==> flow/design.v <==
module clock_gen(CLK, RESET_N, CLK_FT, CLK_DC, CLK_EX, CLK_WB);
    input          CLK;
    input          RESET_N;
    output         CLK_FT;
    output         CLK_DC;
    output         CLK_EX;
    output         CLK_WB;
    reg            CLK_FT;
    reg            CLK_DC;
    reg            CLK_EX;
    reg            CLK_WB;
    reg [1:0]      COUNT;
    always@(posedge CLK) begin
        if(RESET_N == 1'b0) begin
            COUNT  <= 2'b00;
            CLK_FT <= 0;
            CLK_DC <= 0;
            CLK_EX <= 0;
            CLK_WB <= 0;
        end else begin
        COUNT <= COUNT + 2'b01;
        if(COUNT == 2'b00) begin
            CLK_FT <= 1;
            CLK_DC <= 0;
            CLK_EX <= 0;
            CLK_WB <= 0;
        end 
        else if(COUNT == 2'b01) begin
            CLK_FT <= 0;
            CLK_DC <= 1;
            CLK_EX <= 0;
            CLK_WB <= 0;
        end 
        else if(COUNT == 2'b10) begin
            CLK_FT <= 0;
            CLK_DC <= 0;
            CLK_EX <= 1;
            CLK_WB <= 0;
        end 
        else if(COUNT == 2'b11) begin
            CLK_FT <= 0;
            CLK_DC <= 0;
            CLK_EX <= 0;
            CLK_WB <= 1;
        end
        end
    end
endmodule
module fetch(CLK, CLK_FT, PROM_DATA, PROM_OUT);
    input         CLK;
    input         CLK_FT;
    input [14:0]  PROM_DATA;
    output [14:0] PROM_OUT;
    reg [14:0]    PROM_OUT;
    always@(posedge CLK) begin
        if(CLK_FT)
            PROM_OUT <= PROM_DATA;
    end
endmodule  
module decode(CLK, CLK_DC, PROM_OUT, OP_CODE, OP_DATA);
    input        CLK;
    input        CLK_DC;
    input [14:0] PROM_OUT;
    output [3:0] OP_CODE;
    output [7:0] OP_DATA;
    reg [3:0]    OP_CODE;
    reg [7:0]    OP_DATA;
    always@(posedge CLK) begin
        if(CLK_DC) begin
        OP_CODE <= PROM_OUT[14:11];
        OP_DATA <= PROM_OUT[7:0];
        end
    end
endmodule  
module reg_dc(CLK, CLK_DC, N_REG_IN, REG_0, REG_1, REG_2, REG_3, REG_4, REG_5,
              REG_6, REG_7, N_REG_OUT, REG_OUT);
    input         CLK;
    input         CLK_DC;
    input [2:0]   N_REG_IN;
    input [15:0]  REG_0;
    input [15:0]  REG_1;
    input [15:0]  REG_2;
    input [15:0]  REG_3;
    input [15:0]  REG_4;
    input [15:0]  REG_5;
    input [15:0]  REG_6;
    input [15:0]  REG_7;
    output [2:0]  N_REG_OUT;
    output [15:0] REG_OUT;
    reg [2:0]     N_REG_OUT;
    reg [15:0]    REG_OUT;
    always@(posedge CLK) if(CLK_DC) begin
        N_REG_OUT <= N_REG_IN;
        case(N_REG_IN)
            3'b000: REG_OUT <= REG_0;
            3'b001: REG_OUT <= REG_1;
            3'b010: REG_OUT <= REG_2;
            3'b011: REG_OUT <= REG_3;
            3'b100: REG_OUT <= REG_4;
            3'b101: REG_OUT <= REG_5;
            3'b110: REG_OUT <= REG_6;
            3'b111: REG_OUT <= REG_7;
        endcase  
    end
endmodule  
module ram_dc(CLK, CLK_DC, RAM_AD_IN, RAM_0, RAM_1, RAM_2, RAM_3, RAM_4, RAM_5,
              RAM_6, RAM_7, IO65_IN, RAM_AD_OUT, RAM_OUT);
    input         CLK;
    input         CLK_DC;
    input [7:0]   RAM_AD_IN;
    input [15:0]  RAM_0;
    input [15:0]  RAM_1;
    input [15:0]  RAM_2;
    input [15:0]  RAM_3;
    input [15:0]  RAM_4;
    input [15:0]  RAM_5;
    input [15:0]  RAM_6;
    input [15:0]  RAM_7;
    input [15:0]  IO65_IN;
    output [7:0]  RAM_AD_OUT;
    output [15:0] RAM_OUT;
    reg [7:0]     RAM_AD_OUT;
    reg [15:0]    RAM_OUT;
    always@(posedge CLK) if(CLK_DC) begin
        RAM_AD_OUT <= RAM_AD_IN;
        case(RAM_AD_IN)
            8'h00: RAM_OUT <= RAM_0;
            8'h01: RAM_OUT <= RAM_1;
            8'h02: RAM_OUT <= RAM_2;
            8'h03: RAM_OUT <= RAM_3;
            8'h04: RAM_OUT <= RAM_4;
            8'h05: RAM_OUT <= RAM_5;
            8'h06: RAM_OUT <= RAM_6;
            8'h07: RAM_OUT <= RAM_7;
            8'h40: RAM_OUT <= IO65_IN;
            default: RAM_OUT <= 16'hFFFF;
        endcase
    end
endmodule  
module exec(CLK, CLK_EX, RESET_N, OP_CODE, REG_A, REG_B, OP_DATA, RAM_OUT, P_COUNT,
            REG_IN, RAM_IN, REG_WEN, RAM_WEN, HALT);
    input         CLK;
    input         CLK_EX;
    input         RESET_N;
    input [3:0]   OP_CODE;
    input [15:0]  REG_A;
    input [15:0]  REG_B;
    input [7:0]   OP_DATA;
    input [15:0]  RAM_OUT;
    output [7:0]  P_COUNT;
    output [15:0] REG_IN;
    output [15:0] RAM_IN;
    output        REG_WEN;
    output        RAM_WEN;
    output        HALT;
    reg [7:0]     P_COUNT;
    reg [15:0]    REG_IN;
    reg [15:0]    RAM_IN;
    reg           REG_WEN;
    reg           RAM_WEN;
    reg           CMP_FLAG;
    reg           HALT;
    always@(posedge CLK) begin
        if(RESET_N == 1'b0) begin
            P_COUNT <= 0;
            CMP_FLAG <= 0;
            REG_WEN <= 0;
            RAM_WEN <= 0;
            HALT <= 0;
        end else if(CLK_EX) begin
            case(OP_CODE)
                4'h0: begin      
                    REG_IN  <= REG_B;
                    REG_WEN <= 1;
                    RAM_WEN <= 0;
                    P_COUNT <= P_COUNT + 8'h01;
                end
                4'h1: begin      
                    REG_IN  <= REG_A + REG_B;
                    REG_WEN <= 1;
                    RAM_WEN <= 0;
                    P_COUNT <= P_COUNT + 8'h01;
                end
                4'h2: begin      
                    REG_IN  <= REG_A - REG_B;
                    REG_WEN <= 1;
                    RAM_WEN <= 0;
                    P_COUNT <= P_COUNT + 8'h01;
                end
                4'h3: begin      
                    REG_IN  <= REG_A & REG_B;
                    REG_WEN <= 1;
                    RAM_WEN <= 0;
                    P_COUNT <= P_COUNT + 8'h01;
                end
                4'h4: begin      
                    REG_IN  <= REG_A | REG_B;
                    REG_WEN <= 1;
                    RAM_WEN <= 0;
                    P_COUNT <= P_COUNT + 8'h01;
                end
                4'h5: begin      
                    REG_IN  <= (REG_A << 1);
                    REG_WEN <= 1;
                    RAM_WEN <= 0;
                    P_COUNT <= P_COUNT + 8'h01;
                end
                4'h6: begin      
                    REG_IN  <= (REG_A >> 1);
                    REG_WEN <= 1;
                    RAM_WEN <= 0;
                    P_COUNT <= P_COUNT + 8'h01;
                end
                4'h7: begin      
                    REG_IN  <= ((REG_A >> 1) | REG_A & 16'h8000);
                    REG_WEN <= 1;
                    RAM_WEN <= 0;
                    P_COUNT <= P_COUNT + 8'h01;
                end 
                4'h8: begin      
                    REG_IN  <= {REG_A[15:8], OP_DATA};
                    REG_WEN <= 1;
                    RAM_WEN <= 0;
                    P_COUNT <= P_COUNT + 8'h01;
                end
                4'h9: begin      
                    REG_IN  <= {OP_DATA, REG_A[7:0]};
                    REG_WEN <= 1;
                    RAM_WEN <= 0;
                    P_COUNT <= P_COUNT + 8'h01;
                end
                4'hA: begin      
                    CMP_FLAG <= REG_A == REG_B ? 1'b1 : 1'b0;
                    REG_WEN  <= 0;
                    RAM_WEN  <= 0;
                    P_COUNT <= P_COUNT + 8'h01;
                end
                4'hB: begin      
                    REG_WEN <= 0;
                    RAM_WEN <= 0;
                    P_COUNT <= CMP_FLAG ? OP_DATA : P_COUNT + 8'h01;
                end
                4'hC: begin      
                    REG_WEN <= 0;
                    RAM_WEN <= 0;
                    P_COUNT <= OP_DATA;
                end
                4'hD: begin      
                    REG_IN  <= RAM_OUT;
                    REG_WEN <= 1;
                    RAM_WEN <= 0;
                    P_COUNT <= P_COUNT + 8'h01;
                end
                4'hE: begin      
                    RAM_IN  <= REG_A;
                    REG_WEN <= 0;
                    RAM_WEN <= 1;
                    P_COUNT <= P_COUNT + 8'h01;
                end
                4'hF: begin      
                    REG_WEN <= 0;
                    RAM_WEN <= 0;
                    HALT <= 1;
                end
            endcase  
        end  
    end  
endmodule  
module reg_wb(CLK, CLK_WB, RESET_N, N_REG, REG_IN, REG_WEN, REG_0, REG_1, REG_2,
              REG_3, REG_4, REG_5, REG_6, REG_7);
    input         CLK;
    input         CLK_WB;
    input         RESET_N;
    input [2:0]   N_REG;
    input [15:0]  REG_IN;
    input         REG_WEN;
    output [15:0] REG_0;
    output [15:0] REG_1;
    output [15:0] REG_2;
    output [15:0] REG_3;
    output [15:0] REG_4;
    output [15:0] REG_5;
    output [15:0] REG_6;
    output [15:0] REG_7;
    reg [15:0]    REG_0;
    reg [15:0]    REG_1;
    reg [15:0]    REG_2;
    reg [15:0]    REG_3;
    reg [15:0]    REG_4;
    reg [15:0]    REG_5;
    reg [15:0]    REG_6;
    reg [15:0]    REG_7;
    always@(posedge CLK) begin
        if(RESET_N == 1'b0) begin
            REG_0 <= 0;
            REG_1 <= 0;
            REG_2 <= 0;
            REG_3 <= 0;
            REG_4 <= 0;
            REG_5 <= 0;
            REG_6 <= 0;
            REG_7 <= 0;
        end else if(CLK_WB) begin
            if(REG_WEN) begin
                case(N_REG)
                    3'h0: REG_0 <= REG_IN;
                    3'h1: REG_1 <= REG_IN;
                    3'h2: REG_2 <= REG_IN;
                    3'h3: REG_3 <= REG_IN;
                    3'h4: REG_4 <= REG_IN;
                    3'h5: REG_5 <= REG_IN;
                    3'h6: REG_6 <= REG_IN;
                    3'h7: REG_7 <= REG_IN;
                endcase  
            end  
        end  
    end  
endmodule  
module ram_wb(CLK, CLK_WB, RESET_N, RAM_ADDR, RAM_IN, RAM_WEN, RAM_0, RAM_1, RAM_2, RAM_3,
              RAM_4, RAM_5, RAM_6, RAM_7, IO64_OUT);
    input         CLK;
    input         CLK_WB;
    input         RESET_N;
    input [7:0]   RAM_ADDR;
    input [15:0]  RAM_IN;
    input         RAM_WEN;
    output [15:0] RAM_0;
    output [15:0] RAM_1;
    output [15:0] RAM_2;
    output [15:0] RAM_3;
    output [15:0] RAM_4;
    output [15:0] RAM_5;
    output [15:0] RAM_6;
    output [15:0] RAM_7;
    output [15:0] IO64_OUT;
    reg [15:0]    RAM_0;
    reg [15:0]    RAM_1;
    reg [15:0]    RAM_2;
    reg [15:0]    RAM_3;
    reg [15:0]    RAM_4;
    reg [15:0]    RAM_5;
    reg [15:0]    RAM_6;
    reg [15:0]    RAM_7;
    reg [15:0]    IO64_OUT;
    always@(posedge CLK) begin
        if(RESET_N == 1'b0) begin
            RAM_0 <= 0;
            RAM_1 <= 0;
            RAM_2 <= 0;
            RAM_3 <= 0;
            RAM_4 <= 0;
            RAM_5 <= 0;
            RAM_6 <= 0;
            RAM_7 <= 0;
            IO64_OUT <= 0;
        end else if(CLK_WB && RAM_WEN) begin
            case(RAM_ADDR)
                8'h0: RAM_0 <= RAM_IN;
                8'h1: RAM_1 <= RAM_IN;
                8'h2: RAM_2 <= RAM_IN;
                8'h3: RAM_3 <= RAM_IN;
                8'h4: RAM_4 <= RAM_IN;
                8'h5: RAM_5 <= RAM_IN;
                8'h6: RAM_6 <= RAM_IN;
                8'h7: RAM_7 <= RAM_IN;
                8'h40: IO64_OUT <= RAM_IN;
            endcase  
        end  
    end  
endmodule  
module cpu15(CLK, RESET_N, IO65_IN, IO64_OUT, PROM_ADDR, PROM_DATA, HALT);
    input         CLK;
    input         RESET_N;
    input [15:0]  IO65_IN;
    output [15:0] IO64_OUT;
    output [7:0]  PROM_ADDR;
    input [14:0]  PROM_DATA;
    output        HALT;
    wire          CLK_FT;
    wire          CLK_DC;
    wire          CLK_EX;
    wire          CLK_WB;
    wire [7:0]    P_COUNT;
    wire [14:0]   PROM_OUT;
    wire [3:0]    OP_CODE;
    wire [7:0]    OP_DATA;
    wire [15:0]   REG_0;
    wire [15:0]   REG_1;
    wire [15:0]   REG_2;
    wire [15:0]   REG_3;
    wire [15:0]   REG_4;
    wire [15:0]   REG_5;
    wire [15:0]   REG_6;
    wire [15:0]   REG_7;
    wire [2:0]    N_REG_A;
    wire [2:0]    N_REG_B;
    wire [15:0]   REG_A;
    wire [15:0]   REG_B;
    wire [15:0]   RAM_0;
    wire [15:0]   RAM_1;
    wire [15:0]   RAM_2;
    wire [15:0]   RAM_3;
    wire [15:0]   RAM_4;
    wire [15:0]   RAM_5;
    wire [15:0]   RAM_6;
    wire [15:0]   RAM_7;
    wire [7:0]    RAM_ADDR;
    wire [15:0]   RAM_OUT;
    wire [15:0]   REG_IN;
    wire [15:0]   RAM_IN;
    wire          REG_WEN;
    wire          RAM_WEN;
    clock_gen C1(CLK, RESET_N, CLK_FT, CLK_DC, CLK_EX, CLK_WB);
    assign PROM_ADDR = P_COUNT;
    fetch C2(CLK, CLK_FT, PROM_DATA, PROM_OUT);
    decode C3(CLK, CLK_DC, PROM_OUT, OP_CODE, OP_DATA);
    reg_dc C4(CLK, CLK_DC, PROM_OUT[10:8], REG_0, REG_1, REG_2, REG_3, REG_4, REG_5,
              REG_6, REG_7, N_REG_A, REG_A);
    reg_dc C5(CLK, CLK_DC, PROM_OUT[7:5], REG_0, REG_1, REG_2, REG_3, REG_4, REG_5,
              REG_6, REG_7, N_REG_B, REG_B);
    ram_dc C6(CLK, CLK_DC, PROM_OUT[7:0], RAM_0, RAM_1, RAM_2, RAM_3, RAM_4, RAM_5,
              RAM_6, RAM_7, IO65_IN, RAM_ADDR, RAM_OUT);
    exec C7(CLK, CLK_EX, RESET_N, OP_CODE, REG_A, REG_B, OP_DATA, RAM_OUT, P_COUNT,
            REG_IN, RAM_IN, REG_WEN, RAM_WEN, HALT);
    reg_wb C8(CLK, CLK_WB, RESET_N, N_REG_A, REG_IN, REG_WEN, REG_0, REG_1, REG_2,
              REG_3, REG_4, REG_5, REG_6, REG_7);
    ram_wb C9(CLK, CLK_WB, RESET_N, RAM_ADDR, RAM_IN, RAM_WEN, RAM_0, RAM_1, RAM_2, RAM_3,
              RAM_4, RAM_5, RAM_6, RAM_7, IO64_OUT);
endmodule  
==> Reports on cpu15 <==
What the tools print for cpu15, step after step.
Lines are those of the file above, counted from 1.
{ "design": {"top_module": "cpu15", "clock": "CLK", "lib": "sky130hd", "pvt_corner": "tt_025C_1v80"} }

==> Elaborated design <==
Source: Yosys, flattened and elaborated, memories not mapped. Widths are those after wreduce. Registers that Yosys merges into a memory's read port (data or address) are not register bits. Print and check cells do not count.
{ "bits": {"out_inout_bits": 25, "elab_cells": 157, "input_bits": 33, "ff_bits": 400} }
{ "classes": {"n_addsub": 4, "n_eq": 56, "n_reduce_logical": 42, "muxes": 15, "bitwise": 4} }
{ "ops": {"columns": ["op", "count"], "rows": [
  ["16-bit case mux with 8-bit select", 2],
  ["16-bit case mux with 11-bit select", 1],
  ["16-bit case mux with 9-bit select", 1],
  ["8-bit by 3-bit == test with 1-bit output (second input constant)", 8],
  ["3-bit == test (second input constant)", 12],
  ["4-bit == test (second input constant)", 8],
  ["8-bit by 2-bit == test with 1-bit output (second input constant)", 4],
  ["3-bit AND reduction", 10],
  ["2-bit AND reduction", 12],
  ["8-bit case mux with 3-bit select", 1],
  ["3-bit by 2-bit == test with 1-bit output (second input constant)", 6],
  ["15-bit by 16-bit bitwise OR with 16-bit output", 1],
  ["16-bit adder", 1],
  ["16-bit subtractor", 1],
  ["16-bit == test", 1],
  ["16-bit AND", 1],
  ["16-bit bitwise OR", 1],
  ["4-bit by 3-bit == test with 1-bit output (second input constant)", 4],
  ["8-bit by 1-bit == test with 1-bit output (second input constant)", 2],
  ["8-bit by 7-bit == test with 1-bit output (second input constant)", 2],
  ["8-bit logical NOT", 2],
  ["15-bit OR reduction", 1],
  ["13-bit OR reduction", 1],
  ["11-bit nonzero test", 1],
  ["11-bit OR reduction", 1],
  ["3-bit by 1-bit == test with 1-bit output (second input constant)", 3],
  ["3-bit logical NOT", 3],
  ["4-bit by 2-bit == test with 1-bit output (second input constant)", 2]
]} }
Not listed: further kinds 19, cells in them 28.

==> Depth <==
Longest topological path by Yosys (ltp), each cell counted once; first at word level (registers and memories cut), then after technology mapping (sequential cells cut; the memories' decode and read muxes count).
{ "logic_depth": {"word_depth": 5, "ABC_AREA": 0, "ltp_mapped": 11, "mapped_depth_nobuf": 11} }

==> Netlist <==
The flow's flattened synthesis, as Yosys stat reports it; memories are mapped. The netlist is that of the ABC_AREA named above (0 if unset); the other value can give another one.
The area totals of this step are shown rounded.
{ "synth_totals": {"cells": 2440, "area_um2": 21120, "n_buf": 199, "sequential_area_um2": 9109, "ffs": 400} }
{ "by_type": {"columns": ["type", "count", "type_area_um2"], "rows": [
  ["sky130_fd_sc_hd__dfxtp_1", 290, 5.81E+03],
  ["sky130_fd_sc_hd__edfxtp_1", 110, 3.3E+03],
  ["sky130_fd_sc_hd__nand2_1", 632, 2.37E+03],
  ["sky130_fd_sc_hd__a21boi_0", 261, 1.96E+03],
  ["sky130_fd_sc_hd__mux4_2", 35, 788.256],
  ["sky130_fd_sc_hd__ha_1", 56, 700.672],
  ["sky130_fd_sc_hd__mux2i_1", 63, 630.605],
  ["sky130_fd_sc_hd__clkbuf_1", 151, 566.794],
  ["sky130_fd_sc_hd__nor2_1", 130, 487.968],
  ["sky130_fd_sc_hd__a21oi_1", 96, 480.461],
  ["sky130_fd_sc_hd__o21ai_0", 92, 460.442],
  ["sky130_fd_sc_hd__a221oi_1", 39, 341.578],
  ["sky130_fd_sc_hd__inv_1", 67, 251.491],
  ["sky130_fd_sc_hd__mux2_2", 19, 213.955],
  ["sky130_fd_sc_hd__nor3_1", 29, 145.139],
  ["sky130_fd_sc_hd__a22o_1", 16, 140.134],
  ["sky130_fd_sc_hd__nand3_1", 27, 135.13],
  ["sky130_fd_sc_hd__a22oi_1", 17, 127.622]
]} }
Other cell types: 56; their cells: 310.
By module: a second synthesis without flattening, with its own total; a netlist apart from the flattened one above.
{ "unflattened": {"hier_cells": 2122, "area_unflattened_um2": 21500} }
Rows give one instance, submodules left out.
{ "by_module": {"columns": ["module", "instances", "n_cells", "mod_area_um2", "mod_seq_area_um2"], "rows": [
  ["ram_wb", 1, 498, 5233, 2883],
  ["exec", 1, 642, 5144, 1201],
  ["reg_wb", 1, 439, 4632, 2562],
  ["reg_dc", 2, 156, 1707, 570.5],
  ["ram_dc", 1, 179, 1989, 720.7],
  ["fetch", 1, 15, 450.4, 450.4],
  ["decode", 1, 12, 360.3, 360.3],
  ["clock_gen", 1, 25, 276.5, 120.1],
  ["cpu15", 1, 0, 0.0, 0.0]
]} }

==> Worst setup path after synthesis <==
Path of least setup slack by OpenSTA after synthesis, without wires, with an ideal clock, recovery checks aside; 20% of the period is set as input and as output delay. Where synthesis merged equal registers, the netlist keeps one of their names.
{ "synth_path": {"path_kind": "input -> register", "startpoint": "in RESET_N", "endpoint": "reg C7.RAM_IN[0]", "period_ps": 10000, "input_delay_ps": 2000, "path_stages": 3, "delay_ps": 1852, "t_required_ps": 9591, "launch_ps": 2000, "n_path_buf": 1, "setup_slack_ps": 6148, "t_arrival_ps": 3443, "setup_time_ps": 409, "period_less_setup_slack_ps": 3852} }
"delay_ps" is the arrival time less input delay plus setup time.
"path_stages": output pins that drive a net of the path, with the launching flip-flop's if there is one; two outputs of one cell count as two.
"period_less_setup_slack_ps" is the clock period less the worst setup slack; recovery checks do not enter. This is arithmetic on one report: input and output delays are still those of the set period (20% each).
Between the ends stands the longest chain of elaborated cells between them, by number of cells; it is not shown to be the way that was timed. Of several equally long chains one is given.
A line is the first line of the expression or statement that the cell stems from. Yosys adds cells for indexed reads and writes and turns some case tables into memories.
{ "synth_via": {"cell_sequence": "sky130_fd_sc_hd__clkbuf_1 > sky130_fd_sc_hd__nand3_1 > sky130_fd_sc_hd__nor3_1", "elab_chain_len": 1, "cells_between": 1, "lines_between": 0, "classes_between": "reduce/logical: 1"} }
{ "synth_lines": {"columns": ["element", "line", "source"], "rows": [
  ["start, declared", 373, "input         RESET_N;"],
  ["3-bit AND reduction", null, null],
  ["end, assigned", 255, "RAM_IN  <= REG_A;"],
  ["end, declared", 152, "output [15:0] RAM_IN;"]
]} }

==> Worst path after layout <==
From the final timing report of entry A: the path of least setup slack in the routed layout; clock arrival at registers is part of the times.
The path's times are printed in steps of 10 ps; the period is the one set.
{ "layout_path": {"path_kind": "register -> register", "startpoint": "reg C4.REG_OUT[4]", "endpoint": "reg C7.REG_IN[11]", "n_path_buf": 0, "path_stages": 10, "setup_slack_ps": 570, "period_ps": 3640, "setup_time_ps": 280, "launch_ps": 590, "t_arrival_ps": 3380, "t_required_ps": 3950} }
Between the ends stands the longest chain of elaborated cells between them, by number of cells; it is not shown to be the way that was timed. Of several equally long chains one is given.
At most two assigning lines are given for a register; there are more.
{ "layout_via": {"cell_sequence": "sky130_fd_sc_hd__edfxtp_1 > sky130_fd_sc_hd__inv_1 > sky130_fd_sc_hd__ha_1 > sky130_fd_sc_hd__inv_1 > sky130_fd_sc_hd__a21oi_1 > sky130_fd_sc_hd__o221ai_2 > sky130_fd_sc_hd__a22oi_1 > sky130_fd_sc_hd__mux2_2 > sky130_fd_sc_hd__a22oi_1 > sky130_fd_sc_hd__a32oi_1", "elab_chain_len": 2, "cells_between": 3, "lines_between": 3, "classes_between": "add/sub: 2; mux: 1"} }
{ "layout_lines": {"columns": ["element", "line", "source"], "rows": [
  ["start, declared", 89, "output [15:0] REG_OUT;"],
  ["start, assigned", 95, "3'b000: REG_OUT <= REG_0;"],
  ["start, assigned", 96, "3'b001: REG_OUT <= REG_1;"],
  ["16-bit subtractor", 185, "REG_IN  <= REG_A - REG_B;"],
  ["16-bit case mux with 11-bit select", 171, "case(OP_CODE)"],
  ["end, assigned", 179, "REG_IN  <= REG_A + REG_B;"],
  ["end, assigned", 185, null],
  ["end, declared", 151, "output [15:0] REG_IN;"]
]} }

Subject: flow runs of cpu15

Hi,

Stored flow runs of cpu15 (6 of them; Yosys, OpenROAD, sky130hd). They differ in their settings and are not a sequence. Constraints: input delay and output delay 20% of the set period each, output load 0.01 pF.
By "timing.achieved_period_ps" is meant the clock period of the run minus its worst setup slack. This is arithmetic on one report: input and output delays are still those of the set period (20% each).
"worst_setup_path_time_ps": the worst setup path's part of the clock period (all of it between registers, 20% less for each end at a port) less its slack. A launch clock that arrives late makes it longer, a capture clock that arrives late makes it shorter.
"power.total_mw" is the tool's figure for a default switching activity; nothing was simulated.
"worst_setup_path_time_ps" is given in steps of 10 ps.
Measured values are rounded.
[
  {
    "run": "entry A",
    "settings": { "CORE_UTILIZATION": 52, "SLEW_MARGIN": 40, "period_ns": 3.64, "CAP_MARGIN": 20, "CORE_MARGIN": 2 },
    "results": { "worst_setup_path_time_ps": 3070, "timing.worst_path_kind": "register -> register", "power.total_mw": 9.986, "worstSetupSlack_ps": 565, "dieArea_um2": 42250, "hold_worst_slack_ps": 430, "total_negative_slack_ps": 0, "ys_area_um2": 21120, "timing.achieved_period_ps": 3075, "final_util_pct": 59.1 }
  },
  {
    "run": "entry B",
    "settings": { "CAP_MARGIN": 35, "CELL_PAD_IN_SITES_DETAIL_PLACEMENT": 2, "GPL_ROUTABILITY_DRIVEN": 0, "TNS_END_PERCENT": 15, "period_ns": 10.0, "CORE_MARGIN": 2, "CORE_UTILIZATION": 40, "SLEW_MARGIN": 20 },
    "results": { "worst_setup_path_time_ps": 4570, "timing.worst_path_kind": "register -> register", "power.total_mw": 3.890, "worstSetupSlack_ps": 5434, "dieArea_um2": 54660, "hold_worst_slack_ps": 456, "total_negative_slack_ps": 0, "ys_area_um2": 21120, "timing.achieved_period_ps": 4566, "final_util_pct": 45.6 }
  },
  {
    "run": "entry C",
    "settings": { "CORE_ASPECT_RATIO": 0.59, "CORE_UTILIZATION": 29, "CTS_CLUSTER_DIAMETER": 124, "GPL_ROUTABILITY_DRIVEN": 0, "PLACE_DENSITY": 0.45, "SETUP_SLACK_MARGIN": 0.96, "SLEW_MARGIN": 40, "TNS_END_PERCENT": 60, "period_ns": 4.96, "CAP_MARGIN": 20, "CORE_MARGIN": 2 },
    "results": { "worst_setup_path_time_ps": 3060, "timing.worst_path_kind": "register -> register", "power.total_mw": 7.209, "worstSetupSlack_ps": 1896, "dieArea_um2": 75090, "hold_worst_slack_ps": 450, "total_negative_slack_ps": 0, "ys_area_um2": 21120, "timing.achieved_period_ps": 3064, "final_util_pct": 33.4 }
  },
  {
    "run": "entry D",
    "settings": { "ABC_AREA": 0, "CELL_PAD_IN_SITES_DETAIL_PLACEMENT": 1, "CORE_ASPECT_RATIO": 1.97, "CORE_MARGIN": 10, "CORE_UTILIZATION": 20, "CTS_CLUSTER_DIAMETER": 265, "CTS_CLUSTER_SIZE": 51, "MAX_ROUTING_LAYER": "met5", "MIN_ROUTING_LAYER": "met1", "PLACE_DENSITY": 0.7, "SETUP_SLACK_MARGIN": 0.02, "SLEW_MARGIN": 40, "period_ns": 2.85, "CAP_MARGIN": 20 },
    "results": { "worst_setup_path_time_ps": 2810, "timing.worst_path_kind": "register -> register", "power.total_mw": 9.534, "worstSetupSlack_ps": 42, "dieArea_um2": 119800, "hold_worst_slack_ps": 410, "total_negative_slack_ps": 0, "ys_area_um2": 21120, "timing.achieved_period_ps": 2808, "final_util_pct": 23.2 }
  },
  {
    "run": "entry E",
    "settings": { "ABC_AREA": 0, "CELL_PAD_IN_SITES_DETAIL_PLACEMENT": 2, "CELL_PAD_IN_SITES_GLOBAL_PLACEMENT": 1, "CORE_ASPECT_RATIO": 0.61, "CORE_UTILIZATION": 52, "CTS_CLUSTER_DIAMETER": 71, "GPL_TIMING_DRIVEN": 1, "PLACE_DENSITY_LB_ADDON": 0.23, "SETUP_SLACK_MARGIN": -0.13, "SLEW_MARGIN": 20, "period_ns": 2.64, "CAP_MARGIN": 20, "CORE_MARGIN": 2 },
    "outcome": "no results, placement failed with DPL-0033"
  },
  {
    "run": "entry F",
    "settings": { "CORE_UTILIZATION": 40, "SLEW_MARGIN": 40, "period_ns": 2.35, "CAP_MARGIN": 20, "CORE_MARGIN": 2 },
    "results": { "worst_setup_path_time_ps": 2570, "timing.worst_path_kind": "register -> register", "power.total_mw": 15.58, "worstSetupSlack_ps": -224, "dieArea_um2": 54660, "hold_worst_slack_ps": 203, "total_negative_slack_ps": -910, "ys_area_um2": 21120, "timing.achieved_period_ps": 2574, "final_util_pct": 49.7 }
  }
]

Regards
